==> flow/design.v <==
`timescale 1ns / 1ns
module hexDecoder(input [3:0]binIn, output [6:0]HEX);
	wire [0:3]c = binIn;
	assign HEX[0] = ((~c[0] & ~c[1] & ~c[2] & c[3]) | (~c[0] & c[1] & ~c[2] & ~c[3]) | (c[0] & ~c[1] & c[2] & c[3]) | (c[0] & c[1] & ~c[2] & c[3]));
	assign HEX[1] = ((~c[0] & c[1] & ~c[2] & c[3]) | (~c[0] & c[1] & c[2] & ~c[3]) | (c[0] & ~c[1] & c[2] & c[3]) | (c[0] & c[1] & ~c[2] & ~c[3])| (c[0] & c[1] & c[2] & ~c[3]) | (c[0] & c[1] & c[2] & c[3]));
	assign HEX[2] = ((~c[0] & ~c[1] & c[2] & ~c[3]) | (c[0] & c[1] & ~c[2] & ~c[3]) | (c[0] & c[1] & c[2] & ~c[3]) | (c[0] & c[1] & c[2] & c[3]));
	assign HEX[3] = ((~c[0] & ~c[1] & ~c[2] & c[3]) | (~c[0] & c[1] & ~c[2] & ~c[3]) | (~c[0] & c[1] & c[2] & c[3]) | (c[0] & ~c[1] & ~c[2] & c[3])| (c[0] & ~c[1] & c[2] & ~c[3]) | (c[0] & c[1] & c[2] & c[3]));
	assign HEX[4] = ((~c[0] & ~c[1] & ~c[2] & c[3]) | (~c[0] & ~c[1] & c[2] & c[3]) | (~c[0] & c[1] & ~c[2] & ~c[3]) | (~c[0] & c[1] & ~c[2] & c[3])| (~c[0] & c[1] & c[2] & c[3]) | (c[0] & ~c[1] & ~c[2] & c[3]));
	assign HEX[5] = ((~c[0] & ~c[1] & ~c[2] & c[3]) | (~c[0] & ~c[1] & c[2] & ~c[3]) | (~c[0] & ~c[1] & c[2] & c[3]) | (~c[0] & c[1] & c[2] & c[3])| (c[0] & c[1] & ~c[2] & c[3]));
	assign HEX[6] = ((~c[0] & ~c[1] & ~c[2] & ~c[3]) | (~c[0] & ~c[1] & ~c[2] & c[3]) | (~c[0] & c[1] & c[2] & c[3]) | (c[0] & c[1] & ~c[2] & ~c[3]));
endmodule
module binaryToBCD(
    binaryIn,
	Millions,
	HundredThousands,
	TenThousands,
	Thousands,
	Hundreds,
	Tens,
	Ones
    );
    input [39:0] binaryIn;
    output reg[3:0] Ones;
	output reg[3:0] Tens;
	output reg[3:0] Hundreds;
	output reg[3:0] Thousands;
	output reg[3:0] TenThousands;
	output reg[3:0] HundredThousands;
	output reg[3:0] Millions;
    integer i;   
     always @(binaryIn)
        begin
			Millions= 4'd0;
			HundredThousands= 4'd0;
			TenThousands= 4'd0;
			Thousands= 4'd0;
			Hundreds= 4'd0;
			Tens= 4'd0;
			Ones= 4'd0;
            for (i = 21; i >=0; i = i-1)  
            begin
				if(Millions>=5)
					Millions = Millions +3;
				if(HundredThousands>=5)
					HundredThousands = HundredThousands +3;
				if(TenThousands>=5)
					TenThousands = TenThousands +3;
				if(Thousands>=5)
					Thousands = Thousands +3;
				if(Hundreds>=5)
					Hundreds = Hundreds +3;
				if(Tens>=5)
					Tens = Tens +3;
				if(Ones>=5)
					Ones = Ones +3;
				Millions = Millions<<1;
				Millions[0] = HundredThousands[3];
				HundredThousands = HundredThousands<<1;
				HundredThousands[0] = TenThousands[3];
				TenThousands = TenThousands<<1;
				TenThousands[0] = Thousands[3];
				Thousands = Thousands<<1;
				Thousands[0] = Hundreds[3];
				Hundreds = Hundreds<<1;
				Hundreds[0] = Tens[3];
				Tens = Tens<<1;
				Tens[0] = Ones[3];
				Ones = Ones<<1;
				Ones[0] = binaryIn[i];
            end
        end     
endmodule
`timescale 1ns / 1ns
module prevData(clock, reset, received_data_en, received_data, prev_data);
	input clock, reset, received_data_en;
	input [7:0]received_data;
	output reg [7:0] prev_data;
	reg [7:0] current_data;
	always@(posedge clock)begin
		if(reset)begin
			prev_data <= 0;
			current_data <= 0;
		end
		else if(received_data_en)begin
			prev_data <= current_data;
			current_data <= received_data;
		end
		else
			prev_data <= 0;
	end
endmodule
`timescale 1ns / 1ns
module logicController(clock, reset, received_data, received_data_en, click, buy, one, two, three, four, five, six, seven, eight, selection, upgradeClick);
	input clock, reset, received_data_en;
	input [7:0]received_data;
	output reg click, buy, one, two, three, four, five, six, seven, eight, selection, upgradeClick;
	localparam IDLE = 0, CLICK = 1, BUY = 2, ONE = 3, TWO = 4, THREE = 5, FOUR = 6, FIVE = 7, SIX = 8, SEVEN = 9, EIGHT = 10, UPGRADECLICK = 11;
	reg [4:0] currentState;
	reg [4:0] nextState;
	always@(*)begin
		case(currentState)
			IDLE:	begin
						if(received_data_en)begin
							if(received_data == 'h29)
								nextState = CLICK;
							else if(received_data == 'h5A)
								nextState = BUY;
							else if(received_data == 'h16)
								nextState = ONE;
							else if(received_data == 'h1E)
								nextState = TWO;
							else if(received_data == 'h26)
								nextState = THREE;
							else if(received_data == 'h25)
								nextState = FOUR;
							else if(received_data == 'h2E)
								nextState = FIVE;
							else if(received_data == 'h36)
								nextState = SIX;
							else if(received_data == 'h3D)
								nextState = SEVEN;
							else if(received_data == 'h3E)
								nextState = EIGHT;
							else if(received_data == 'h21)
								nextState = UPGRADECLICK;
							else
								nextState = IDLE;
						end
						else
							nextState = IDLE;
					end		
			CLICK: nextState = IDLE;
			BUY: nextState = IDLE;
			ONE: nextState = IDLE;
			TWO: nextState = IDLE;
			THREE: nextState = IDLE;
			FOUR: nextState = IDLE;
			FIVE: nextState = IDLE;
			SIX: nextState = IDLE;
			SEVEN: nextState = IDLE;
			EIGHT: nextState = IDLE;
			UPGRADECLICK: nextState = IDLE;
			default: nextState = IDLE;
		endcase
	end
	always@(*)begin
		click = 0;
		buy = 0; 
		one = 0; 
		two = 0; 
		three = 0; 
		four = 0; 
		five = 0; 
		six = 0; 
		seven = 0; 
		eight = 0;
		selection = 0;
		upgradeClick = 0;
		case(currentState)
			CLICK: click = 1;
			BUY: buy = 1;
			ONE:	begin
						one = 1;
						selection = 1;
					end
			TWO:	begin
						two = 1;
						selection = 1;
					end
			THREE:begin
						three = 1;
						selection = 1;
					end
			FOUR:	begin
						four = 1;
						selection = 1;
					end
			FIVE: begin
						five = 1;
						selection = 1;
					end
			SIX:	begin
						six = 1;
						selection = 1;
					end
			SEVEN:begin 
						seven = 1;
						selection = 1;
					end
			EIGHT:begin 
						eight = 1;
						selection = 1;
					end
			UPGRADECLICK: upgradeClick = 1;
			default: begin
				click = 0;
				buy = 0; 
				one = 0; 
				two = 0; 
				three = 0; 
				four = 0; 
				five = 0; 
				six = 0; 
				seven = 0; 
				eight = 0;
				selection = 0;
				upgradeClick = 0;
			end
		endcase
	end
	always@(posedge clock)begin
		if(reset)
			currentState <= IDLE;
		else
			currentState <= nextState;
	end
endmodule
`timescale 1ns / 1ns
module logicDatapath(clock, reset, pulse, money, prev_data, selectedAsset, click, buy, upgradeClick, one, two, three, four, five, six, seven, eight);
	input clock, reset, pulse, click, buy, upgradeClick, one, two, three, four, five, six, seven, eight;
	input[7:0] prev_data;
	output reg [39:0] money;
	localparam ONE = 0, TWO = 1, THREE = 2, FOUR = 3, FIVE = 4, SIX = 5, SEVEN = 6, EIGHT = 7, BREAK = 'hF0;
	output reg [7:0] selectedAsset;
	reg[29:0] rate; 
	reg[29:0] clickRate;
	reg[29:0] clickRateCost;
	reg[23:0] assetCost[7:0];
	reg[23:0] assetRates[7:0];
	wire enoughMoney = (money>= assetCost[selectedAsset]);
	wire enoughMoneyClick = (money >= clickRateCost);
	always@(*)begin
			assetCost[ONE] = 10;
			assetCost[TWO] = 40;
			assetCost[THREE] = 250;
			assetCost[FOUR] = 2000;
			assetCost[FIVE] = 10000;
			assetCost[SIX] = 100000;
			assetCost[SEVEN] = 1000000;
			assetCost[EIGHT] = 10000000;
			assetRates[ONE] = 1;
			assetRates[TWO] = 5;
			assetRates[THREE] = 15;
			assetRates[FOUR] = 60;
			assetRates[FIVE] = 800;
			assetRates[SIX] = 10000;
			assetRates[SEVEN] = 50000;
			assetRates[EIGHT] = 500000;
	end
	always@(posedge clock)begin
		if(reset)
			selectedAsset <= ONE;
		else if(prev_data == BREAK)
			selectedAsset <= selectedAsset;
		else if(one)
			selectedAsset <= ONE;
		else if(two)
			selectedAsset <= TWO;
		else if(three)
			selectedAsset <= THREE;
		else if(four)
			selectedAsset <= FOUR;
		else if(five)
			selectedAsset <= FIVE;
		else if(six)
			selectedAsset <= SIX;
		else if(seven)
			selectedAsset <= SEVEN;
		else if(eight)
			selectedAsset <= EIGHT;
		else 
			selectedAsset <= selectedAsset;
	end
	always@(posedge clock)begin
		if(reset)
			money <= 10;
		else if(prev_data == BREAK)
			money <= money;
		else if(click)
			money <= money + clickRate;
		else if(buy && enoughMoney)
			money <= money - assetCost[selectedAsset];
		else if(upgradeClick && enoughMoneyClick)
			money <= money - clickRateCost;
		else if(pulse)
			money <= money + rate;
		else
			money <= money;
	end
	always@(posedge clock)begin
		if(reset)
			rate <= 0;
		else if(prev_data == BREAK)
			rate <= rate;
		else if(buy && enoughMoney)
			rate <= rate + assetRates[selectedAsset];
		else
			rate <= rate;
	end
	always@(posedge clock)begin
		if(reset)begin
			clickRate <= 1;
			clickRateCost <= 10;
		end
		else if(prev_data == BREAK)begin
			clickRate <= clickRate;
			clickRateCost <= clickRateCost;
		end
		else if(upgradeClick && enoughMoneyClick)begin
			clickRate <= clickRate * 2;
			clickRateCost <= clickRateCost * 2;
		end
		else begin 
			clickRate <= clickRate;
			clickRateCost <= clickRateCost;
		end
	end
endmodule
`timescale 1ns / 1ns
module money_clicker(clk, rst, key_data, key_valid, tick, money, asset, HEX0, HEX1, HEX2, HEX3, HEX4, HEX5);
	input clk;
	input rst;
	input [7:0] key_data;
	input key_valid;
	input tick;
	output [39:0] money;
	output [7:0] asset;
	output [6:0] HEX0, HEX1, HEX2, HEX3, HEX4, HEX5;
	wire [3:0] Millions;
	wire [3:0] HundredThousands;
	wire [3:0] TenThousands;
	wire [3:0] Thousands;
	wire [3:0] Hundreds;
	wire [3:0] Tens;
	wire [3:0] Ones;
	wire click, buy, upgradeClick, one, two, three, four, five, six, seven, eight;
	wire [7:0] prev_data;
	wire selection;
	binaryToBCD convert (money[39:0], Millions[3:0], HundredThousands[3:0], TenThousands[3:0], Thousands[3:0], Hundreds[3:0], Tens[3:0], Ones[3:0]);
	hexDecoder H0(Ones[3:0], HEX0);
	hexDecoder H1(Tens[3:0], HEX1);
	hexDecoder H2(Hundreds[3:0], HEX2);
	hexDecoder H3(Thousands[3:0], HEX3);
	hexDecoder H4(TenThousands[3:0], HEX4);
	hexDecoder H5(HundredThousands[3:0], HEX5);
	prevData prev(clk, rst, key_valid, key_data, prev_data);
	logicController control(clk, rst, key_data, key_valid, click, buy, one, two, three, four, five, six, seven, eight, selection, upgradeClick);
	logicDatapath datapath(clk, rst, tick, money, prev_data, asset, click, buy, upgradeClick, one, two, three, four, five, six, seven, eight);
endmodule
Hand-over note for money_clicker

## From RTL to reports: money_clicker

Module money_clicker before and after one edit of its RTL, step after step.
"unedited" refers to lines of the RTL above, "edited" to lines of the edited file.
"change": "edited" minus "unedited" as printed here.
The mark n/a stands for no value.

- Top: money_clicker
- Clock: clk
- Standard-cell library: sky130hd
- Library corner: tt_025C_1v80

## Edit of the RTL

The edit as a unified diff against the file above.
The edit is scripted: it alters the design's behaviour and was not made to optimise anything.

```diff
@@ -341,5 +341,8 @@
 	hexDecoder H1(Tens[3:0], HEX1);
 	hexDecoder H2(Hundreds[3:0], HEX2);
-	hexDecoder H3(Thousands[3:0], HEX3);
+	wire [6:0] HEX3_p, HEX3_n;
+	hexDecoder H3(Thousands[3:0], HEX3_p);
+	hexDecoder H3_b (~(Thousands[3:0]), HEX3_n);
+	assign HEX3 = HEX3_p ^ HEX3_n;
 	hexDecoder H4(TenThousands[3:0], HEX4);
 	hexDecoder H5(HundredThousands[3:0], HEX5);
```

## After elaboration

Yosys after proc, flatten, opt, wreduce and memory -nomap, before mapping. Print and check cells are not counted.
Memory sizes are those after Yosys's memory passes, which may raise the word count (mostly to a power of two), join words into wider ones and drop unused or constant bits.

Storage and ports:

| what | unedited | edited | change |
|---|---|---|---|
| register bits | 158 | 158 | 0 |
| bits in latches | 0 | 0 | 0 |
| bits in writable memories | 0 | 0 | 0 |
| memory bits (read-only) | 192 | 192 | 0 |
| clocked read ports x word width | 0 | 0 | 0 |
| memories kept | 1 | 1 | 0 |
| input port bits | 12 | 12 | 0 |
| output and inout bits | 90 | 90 | 0 |

Memories:

| what | unedited | edited |
|---|---|---|
| words x width with read and write ports | 16x12 r1 w0 | 16x12 r1 w0 |

Cells by class:

| what | unedited | edited | change |
|---|---|---|---|
| add/sub/neg operators | 116 | 116 | 0 |
| multiply operators | 0 | 0 | 0 |
| div/mod/pow operators | 0 | 0 | 0 |
| order comparisons | 113 | 113 | 0 |
| eq/ne operators | 19 | 19 | 0 |
| shifts and indexed selects | 0 | 0 | 0 |
| muxes and demuxes | 144 | 144 | 0 |
| bitwise operators | 351 | 411 | +60 |
| reduce/logical cells | 16 | 16 | 0 |

Operators with widths:

| operator | unedited | edited | change |
|---|---|---|---|
| AND 1 bit | 162 | 189 | +27 |
| OR 1 bit | 162 | 189 | +27 |
| NOT 1 bit | 27 | 31 | +4 |
| NOT 4 bit | 0 | 1 | +1 |
| XOR 7 bit | 0 | 1 | +1 |

Unchanged operator kinds not shown: 41.

## Depth

Longest topological path by Yosys (ltp), each cell counted once; first at word level (registers and memories cut), then after technology mapping (sequential cells cut; the memories' decode and read muxes count).

Depth:

| what | unedited | edited | change |
|---|---|---|---|
| depth in word-level cells | 51 | 53 | +2 |
| ABC_AREA | 0 | 0 | n/a |
| mapped depth | 97 | 104 | +7 |
| gate-level depth less buffers | 92 | 102 | +10 |

## Mapped cells and area

The flow's flattened synthesis, as Yosys stat reports it; memories are mapped. The netlist is that of the ABC_AREA named above (0 if unset); the other value can give another one.

Mapped netlist:

| what | unedited | edited | change |
|---|---|---|---|
| standard cells after synthesis | 3572 | 3289 | -283 |
| mapped area (mm^2) | 0.0245736 | 0.0232173 | -0.0013563 |
| area of sequential cells (mm^2) | 0.0030029 | 0.0030029 | 0.0000000 |
| mapped flip-flops | 150 | 150 | 0 |

Cell types:

| cell | unedited | edited | change |
|---|---|---|---|
| sky130_fd_sc_hd__nor2_1 | 355 | 274 | -81 |
| sky130_fd_sc_hd__nand2_1 | 373 | 328 | -45 |
| sky130_fd_sc_hd__o21ai_0 | 236 | 210 | -26 |
| sky130_fd_sc_hd__a21boi_0 | 45 | 19 | -26 |
| sky130_fd_sc_hd__clkbuf_1 | 125 | 100 | -25 |
| sky130_fd_sc_hd__a211oi_1 | 90 | 65 | -25 |
| sky130_fd_sc_hd__ha_1 | 179 | 203 | +24 |
| sky130_fd_sc_hd__and2_1 | 57 | 35 | -22 |
| sky130_fd_sc_hd__inv_1 | 221 | 241 | +20 |
| sky130_fd_sc_hd__a221oi_1 | 15 | 35 | +20 |
| sky130_fd_sc_hd__xnor2_1 | 82 | 99 | +17 |
| sky130_fd_sc_hd__a21oi_1 | 313 | 297 | -16 |
| sky130_fd_sc_hd__nor3_1 | 108 | 92 | -16 |
| sky130_fd_sc_hd__o31ai_1 | 25 | 10 | -15 |
| sky130_fd_sc_hd__nand3b_1 | 4 | 15 | +11 |
| sky130_fd_sc_hd__o21a_1 | 41 | 31 | -10 |
| sky130_fd_sc_hd__nand4_1 | 26 | 16 | -10 |
| sky130_fd_sc_hd__o22a_1 | 13 | 3 | -10 |

Unchanged cell types not shown: 18.
The list need not be complete.
The figures by module come from a second, unflattened synthesis with its own total; it is not the netlist above.

Second synthesis, totals:

| what | unedited | edited | change |
|---|---|---|---|
| cell total of the unflattened synthesis | 3554 | 3595 | +41 |
| area (unflattened synthesis) (mm^2) | 0.0251716 | 0.0254682 | +0.0002966 |

Each row is one instance without its submodules.

By module, unedited:

| module | times used | cells | area (mm^2) | seq. area (mm^2) |
|---|---|---|---|---|
| logicDatapath | 1 | 1845 | 0.0130926 | 0.0026025 |
| binaryToBCD | 1 | 1423 | 0.0097956 | 0 |
| hexDecoder | 6 | 30 | 0.0002202 | 0 |
| prevData | 1 | 43 | 0.0005105 | 0.0003203 |
| logicController | 1 | 63 | 0.0004517 | 0.0000801 |
| money_clicker | 1 | 0 | 0 | 0 |

By module, edited:

| module | times used | cells | area (mm^2) | seq. area (mm^2) |
|---|---|---|---|---|
| logicDatapath | 1 | 1845 | 0.0130926 | 0.0026025 |
| binaryToBCD | 1 | 1423 | 0.0097956 | 0 |
| hexDecoder | 7 | 30 | 0.0002202 | 0 |
| prevData | 1 | 43 | 0.0005105 | 0.0003203 |
| logicController | 1 | 63 | 0.0004517 | 0.0000801 |
| money_clicker | 1 | 11 | 0.0000763 | 0 |

## Timing after synthesis

Path of least setup slack by OpenSTA after synthesis, without wires, with an ideal clock, recovery checks aside; 20% of the period is set as input and as output delay. Where synthesis merged equal registers, the netlist keeps one of their names.

Path after synthesis:

| what | unedited | edited | change |
|---|---|---|---|
| kind | reg2out | reg2out | n/a |
| start | reg datapath.money[19] | reg datapath.money[19] | n/a |
| end | out HEX4[0] | out HEX4[6] | n/a |
| period (ns) | 25.0 | 25.0 | 0.0 |
| output delay (ns) | 5.000 | 5.000 | 0.000 |
| arrival (ns) | 17.222 | 17.792 | +0.570 |
| setup slack (ns) | 2.778 | 2.208 | -0.570 |
| delay of the path (ns) | 17.222 | 17.792 | +0.570 |
| stages on the path | 97 | 101 | +4 |
| path buffers | 5 | 6 | +1 |
| synthesis period reached (ns) | 22.222 | 22.792 | +0.570 |

"delay of the path" = arrival - input delay + setup time.
A path that ends at an output port has no setup time.
"stages on the path": output pins that drive a net of the path, with the launching flip-flop's if there is one; two outputs of one cell count as two.
"synthesis period reached" is the clock period less the worst setup slack; recovery checks do not enter. This is arithmetic on one report: input and output delays are still those of the set period (20% each).
The rows between start and end are the longest chain of elaborated cells between them; the timing report does not say that the signal goes this way. Where chains are equally long, one stands for them.
A line is the first line of the expression or statement that the cell stems from. Yosys adds cells for indexed reads and writes and turns some case tables into memories.
A register here has more assigning lines than the two given.

Between the ends, after synthesis, unedited:
- Cell sequence: sky130_fd_sc_hd__dfxtp_1 -> sky130_fd_sc_hd__buf_2 -> sky130_fd_sc_hd__inv_1 -> sky130_fd_sc_hd__ha_1 -> sky130_fd_sc_hd__inv_1 -> sky130_fd_sc_hd__ha_1 -> sky130_fd_sc_hd__buf_4 -> sky130_fd_sc_hd__a21oi_4 -> sky130_fd_sc_hd__xnor2_1 -> sky130_fd_sc_hd__ha_1 -> sky130_fd_sc_hd__and2b_1 -> sky130_fd_sc_hd__a211oi_4 -> sky130_fd_sc_hd__o211ai_4 -> sky130_fd_sc_hd__ha_1 -> sky130_fd_sc_hd__nor2b_1 -> sky130_fd_sc_hd__a21oi_1 -> sky130_fd_sc_hd__or4_1 -> sky130_fd_sc_hd__and2_1 -> [... 61 more ...] -> sky130_fd_sc_hd__o31ai_1 -> sky130_fd_sc_hd__o31ai_1 -> sky130_fd_sc_hd__a32o_1 -> sky130_fd_sc_hd__a2bb2oi_1 -> sky130_fd_sc_hd__a211oi_4 -> sky130_fd_sc_hd__inv_1 -> sky130_fd_sc_hd__ha_1 -> sky130_fd_sc_hd__o21a_1 -> sky130_fd_sc_hd__o31a_1 -> sky130_fd_sc_hd__clkinv_1 -> sky130_fd_sc_hd__ha_1 -> sky130_fd_sc_hd__nand3_1 -> sky130_fd_sc_hd__a21boi_0 -> sky130_fd_sc_hd__o22a_1 -> sky130_fd_sc_hd__clkbuf_1 -> sky130_fd_sc_hd__and2_1 -> sky130_fd_sc_hd__nor2_1 -> sky130_fd_sc_hd__o211ai_1
- Cells in the longest elaborated chain: 45
- Elaborated cells on any way between the ends: 256

Ends and longest elaborated chain, after synthesis, unedited:

| what | line | source |
|---|---|---|
| start, declared | 222 | `output reg [39:0] money;` |
| start, assigned | 278 | `money <= money;` |
| start, assigned | 280 | `money <= money + clickRate;` |
| adder 4 x 2 -> 4 bit | 55 | `Ones = Ones +3;` |
| 2-to-1 mux 4 bit | 54 | `if(Ones>=5)` |
| >= comparator 4 x 3 -> 1 bit | 54 |  |
| 2-to-1 mux 4 bit | 54 |  |
| >= comparator 4 x 3 -> 1 bit | 54 |  |
| 2-to-1 mux 4 bit | 54 |  |
| >= comparator 4 x 3 -> 1 bit | 54 |  |
| [... 27 more ...] | n/a |  |
| adder 4 x 2 -> 4 bit | 49 | `Thousands = Thousands +3;` |
| 2-to-1 mux 4 bit | 48 | `if(Thousands>=5)` |
| adder 4 x 2 -> 4 bit | 47 | `TenThousands = TenThousands +3;` |
| 2-to-1 mux 4 bit | 46 | `if(TenThousands>=5)` |
| NOT 1 bit | 4 | `assign HEX[0] = ((~c[0] & ~c[1] & ~c[2] & c[3]) \| (~c[0] & c[1] & ~c[2] & ~c[3]) \| (c[0] & ~c[1] & c[2] & c[3] ...` |
| AND 1 bit x3 | 4 |  |
| OR 1 bit x3 | 4 |  |
| end, declared | 328 | `output [6:0] HEX0, HEX1, HEX2, HEX3, HEX4, HEX5;` |

Between the ends, after synthesis, edited:
- Cell sequence: sky130_fd_sc_hd__dfxtp_1 -> sky130_fd_sc_hd__inv_1 -> sky130_fd_sc_hd__ha_1 -> sky130_fd_sc_hd__inv_1 -> sky130_fd_sc_hd__ha_1 -> sky130_fd_sc_hd__a21oi_2 -> sky130_fd_sc_hd__xnor2_2 -> sky130_fd_sc_hd__inv_2 -> sky130_fd_sc_hd__ha_1 -> sky130_fd_sc_hd__nand2b_1 -> sky130_fd_sc_hd__a21oi_1 -> sky130_fd_sc_hd__o21a_1 -> sky130_fd_sc_hd__buf_4 -> sky130_fd_sc_hd__xnor2_1 -> sky130_fd_sc_hd__inv_1 -> sky130_fd_sc_hd__ha_1 -> sky130_fd_sc_hd__nand2b_1 -> sky130_fd_sc_hd__nand2b_1 -> [... 65 more ...] -> sky130_fd_sc_hd__nor2b_1 -> sky130_fd_sc_hd__o211ai_1 -> sky130_fd_sc_hd__xnor2_1 -> sky130_fd_sc_hd__inv_2 -> sky130_fd_sc_hd__ha_1 -> sky130_fd_sc_hd__clkbuf_1 -> sky130_fd_sc_hd__o21bai_1 -> sky130_fd_sc_hd__o2bb2ai_1 -> sky130_fd_sc_hd__inv_1 -> sky130_fd_sc_hd__ha_1 -> sky130_fd_sc_hd__nor2b_1 -> sky130_fd_sc_hd__or3_1 -> sky130_fd_sc_hd__a31oi_1 -> sky130_fd_sc_hd__mux2i_1 -> sky130_fd_sc_hd__clkbuf_1 -> sky130_fd_sc_hd__nand2_1 -> sky130_fd_sc_hd__mux2_2 -> sky130_fd_sc_hd__o22ai_1
- Cells in the longest elaborated chain: 45
- Elaborated cells on any way between the ends: 254

Ends and longest elaborated chain, after synthesis, edited:

| what | line | source |
|---|---|---|
| start, declared | 222 | `output reg [39:0] money;` |
| start, assigned | 278 | `money <= money;` |
| start, assigned | 280 | `money <= money + clickRate;` |
| adder 4 x 2 -> 4 bit | 55 | `Ones = Ones +3;` |
| 2-to-1 mux 4 bit | 54 | `if(Ones>=5)` |
| >= comparator 4 x 3 -> 1 bit | 54 |  |
| 2-to-1 mux 4 bit | 54 |  |
| >= comparator 4 x 3 -> 1 bit | 54 |  |
| 2-to-1 mux 4 bit | 54 |  |
| >= comparator 4 x 3 -> 1 bit | 54 |  |
| [... 27 more ...] | n/a |  |
| adder 4 x 2 -> 4 bit | 49 | `Thousands = Thousands +3;` |
| 2-to-1 mux 4 bit | 48 | `if(Thousands>=5)` |
| adder 4 x 2 -> 4 bit | 47 | `TenThousands = TenThousands +3;` |
| 2-to-1 mux 4 bit | 46 | `if(TenThousands>=5)` |
| NOT 1 bit | 10 | `assign HEX[6] = ((~c[0] & ~c[1] & ~c[2] & ~c[3]) \| (~c[0] & ~c[1] & ~c[2] & c[3]) \| (~c[0] & c[1] & c[2] & c[3 ...` |
| AND 1 bit x3 | 10 |  |
| OR 1 bit x3 | 10 |  |
| end, declared | 328 | `output [6:0] HEX0, HEX1, HEX2, HEX3, HEX4, HEX5;` |

## Timing after layout

Path of least setup slack in the final report of each run of pair A (OpenROAD, finished layout, wires in). Where an end is a register, its clock arrival counts in the times.

Path after layout:

| what | unedited | edited | change |
|---|---|---|---|
| kind | reg2out | reg2out | n/a |
| start | reg datapath.money[19] | reg datapath.money[19] | n/a |
| end | out HEX3[6] | out HEX3[1] | n/a |
| period (ns) | 24.0 | 24.0 | 0.0 |
| output delay (ns) | 4.80 | 4.80 | 0.00 |
| arrival (ns) | 18.07 | 18.06 | -0.01 |
| setup slack (ns) | 1.13 | 1.14 | +0.01 |
| stages on the path | 88 | 101 | +13 |
| path buffers | 1 | 1 | 0 |

The rows between start and end are the longest chain of elaborated cells between them; the timing report does not say that the signal goes this way. Where chains are equally long, one stands for them.
A register here has more assigning lines than the two given.

Between the ends, after layout, unedited:
- Cell sequence: sky130_fd_sc_hd__dfxtp_2 -> sky130_fd_sc_hd__inv_2 -> sky130_fd_sc_hd__ha_1 -> sky130_fd_sc_hd__inv_1 -> sky130_fd_sc_hd__ha_1 -> sky130_fd_sc_hd__a21oi_4 -> sky130_fd_sc_hd__xnor2_4 -> sky130_fd_sc_hd__ha_2 -> sky130_fd_sc_hd__and2b_1 -> sky130_fd_sc_hd__a211oi_4 -> sky130_fd_sc_hd__o211ai_4 -> sky130_fd_sc_hd__ha_1 -> sky130_fd_sc_hd__nand2b_1 -> sky130_fd_sc_hd__a221o_1 -> sky130_fd_sc_hd__or4_1 -> sky130_fd_sc_hd__and2_1 -> sky130_fd_sc_hd__ha_1 -> sky130_fd_sc_hd__a21o_1 -> [... 52 more ...] -> sky130_fd_sc_hd__inv_2 -> sky130_fd_sc_hd__ha_1 -> sky130_fd_sc_hd__nor2_2 -> sky130_fd_sc_hd__a221o_1 -> sky130_fd_sc_hd__o21ai_1 -> sky130_fd_sc_hd__and2_1 -> sky130_fd_sc_hd__inv_1 -> sky130_fd_sc_hd__ha_1 -> sky130_fd_sc_hd__o21ai_0 -> sky130_fd_sc_hd__a21oi_2 -> sky130_fd_sc_hd__inv_1 -> sky130_fd_sc_hd__ha_1 -> sky130_fd_sc_hd__a311oi_2 -> sky130_fd_sc_hd__o32a_1 -> sky130_fd_sc_hd__nand2b_1 -> sky130_fd_sc_hd__o21a_1 -> sky130_fd_sc_hd__o21ai_1 -> sky130_fd_sc_hd__clkdlybuf4s50_1
- Cells in the longest elaborated chain: 45
- Elaborated cells on any way between the ends: 218

Ends and longest elaborated chain, after layout, unedited:

| what | line | source |
|---|---|---|
| start, declared | 222 | `output reg [39:0] money;` |
| start, assigned | 278 | `money <= money;` |
| start, assigned | 280 | `money <= money + clickRate;` |
| adder 4 x 2 -> 4 bit | 55 | `Ones = Ones +3;` |
| 2-to-1 mux 4 bit | 54 | `if(Ones>=5)` |
| >= comparator 4 x 3 -> 1 bit | 54 |  |
| 2-to-1 mux 4 bit | 54 |  |
| >= comparator 4 x 3 -> 1 bit | 54 |  |
| 2-to-1 mux 4 bit | 54 |  |
| >= comparator 4 x 3 -> 1 bit | 54 |  |
| [... 27 more ...] | n/a |  |
| adder 4 x 2 -> 4 bit | 51 | `Hundreds = Hundreds +3;` |
| 2-to-1 mux 4 bit | 50 | `if(Hundreds>=5)` |
| adder 4 x 2 -> 4 bit | 49 | `Thousands = Thousands +3;` |
| 2-to-1 mux 4 bit | 48 | `if(Thousands>=5)` |
| NOT 1 bit | 10 | `assign HEX[6] = ((~c[0] & ~c[1] & ~c[2] & ~c[3]) \| (~c[0] & ~c[1] & ~c[2] & c[3]) \| (~c[0] & c[1] & c[2] & c[3 ...` |
| AND 1 bit x3 | 10 |  |
| OR 1 bit x3 | 10 |  |
| end, declared | 328 | `output [6:0] HEX0, HEX1, HEX2, HEX3, HEX4, HEX5;` |

Between the ends, after layout, edited:
- Cell sequence: sky130_fd_sc_hd__dfxtp_1 -> sky130_fd_sc_hd__inv_1 -> sky130_fd_sc_hd__ha_1 -> sky130_fd_sc_hd__inv_1 -> sky130_fd_sc_hd__ha_4 -> sky130_fd_sc_hd__a21oi_4 -> sky130_fd_sc_hd__xnor2_2 -> sky130_fd_sc_hd__inv_2 -> sky130_fd_sc_hd__ha_1 -> sky130_fd_sc_hd__nand2b_2 -> sky130_fd_sc_hd__a21oi_4 -> sky130_fd_sc_hd__o21a_1 -> sky130_fd_sc_hd__xnor2_2 -> sky130_fd_sc_hd__inv_1 -> sky130_fd_sc_hd__ha_1 -> sky130_fd_sc_hd__nand2b_1 -> sky130_fd_sc_hd__o2111ai_4 -> sky130_fd_sc_hd__o21ai_2 -> [... 65 more ...] -> sky130_fd_sc_hd__nor3b_4 -> sky130_fd_sc_hd__nor3_1 -> sky130_fd_sc_hd__ha_1 -> sky130_fd_sc_hd__a2111o_1 -> sky130_fd_sc_hd__nand3_1 -> sky130_fd_sc_hd__a22oi_2 -> sky130_fd_sc_hd__inv_1 -> sky130_fd_sc_hd__ha_1 -> sky130_fd_sc_hd__inv_1 -> sky130_fd_sc_hd__o31a_1 -> sky130_fd_sc_hd__a21o_4 -> sky130_fd_sc_hd__clkinv_4 -> sky130_fd_sc_hd__ha_2 -> sky130_fd_sc_hd__inv_1 -> sky130_fd_sc_hd__nor3_1 -> sky130_fd_sc_hd__a2111o_1 -> sky130_fd_sc_hd__nor3_2 -> sky130_fd_sc_hd__clkdlybuf4s50_1
- Cells in the longest elaborated chain: 49
- Elaborated cells on any way between the ends: 249

Ends and longest elaborated chain, after layout, edited:

| what | line | source |
|---|---|---|
| start, declared | 222 | `output reg [39:0] money;` |
| start, assigned | 278 | `money <= money;` |
| start, assigned | 280 | `money <= money + clickRate;` |
| adder 4 x 2 -> 4 bit | 55 | `Ones = Ones +3;` |
| 2-to-1 mux 4 bit | 54 | `if(Ones>=5)` |
| >= comparator 4 x 3 -> 1 bit | 54 |  |
| 2-to-1 mux 4 bit | 54 |  |
| >= comparator 4 x 3 -> 1 bit | 54 |  |
| 2-to-1 mux 4 bit | 54 |  |
| >= comparator 4 x 3 -> 1 bit | 54 |  |
| [... 29 more ...] | n/a |  |
| adder 4 x 2 -> 4 bit | 49 | `Thousands = Thousands +3;` |
| 2-to-1 mux 4 bit | 48 | `if(Thousands>=5)` |
| NOT 4 bit | 345 | `hexDecoder H3_b (~(Thousands[3:0]), HEX3_n);` |
| NOT 1 bit | 5 | `assign HEX[1] = ((~c[0] & c[1] & ~c[2] & c[3]) \| (~c[0] & c[1] & c[2] & ~c[3]) \| (c[0] & ~c[1] & c[2] & c[3]) ...` |
| AND 1 bit x3 | 5 |  |
| OR 1 bit x5 | 5 |  |
| XOR 7 bit | 346 | `assign HEX3 = HEX3_p ^ HEX3_n;` |
| end, declared | 328 | `output [6:0] HEX0, HEX1, HEX2, HEX3, HEX4, HEX5;` |

## Measured runs

Runs of the flow (Yosys, OpenROAD) on both versions; the two runs of a pair have the same settings. The constraints put input and output delay at 20% of the set period each and load the outputs with 0.01 pF.

Settings, pair A:
- CORE_UTILIZATION: 40
- period_ns: 24.0
- CAP_MARGIN: 20
- CORE_MARGIN: 2
- SLEW_MARGIN: 20

Measured results, pair A:

| what | unedited | edited | change |
|---|---|---|---|
| synthesized cell area (mm^2) | 0.0245736 | 0.0232173 | -0.0013563 |
| die size (mm^2) | 0.0634335 | 0.0599858 | -0.0034477 |
| standard-cell area of the final layout (mm^2) | 0.02734 | 0.0262952 | -0.0010448 |
| utilization after layout (%) | 45.1 | 45.7 | +0.6 |
| worst setup slack after layout (ns) | 1.132 | 1.141 | +0.009 |
| total negative slack on setup checks (ns) | 0.000 | 0.000 | 0.000 |
| worst hold slack (ns) | 0.463 | 0.459 | -0.004 |
| clock period reached (ns) | 22.868 | 22.859 | -0.009 |

"clock period reached" = clock period - worst setup slack. The figure is calculated, with input and output delays left at 20% of the set period.

End of note.
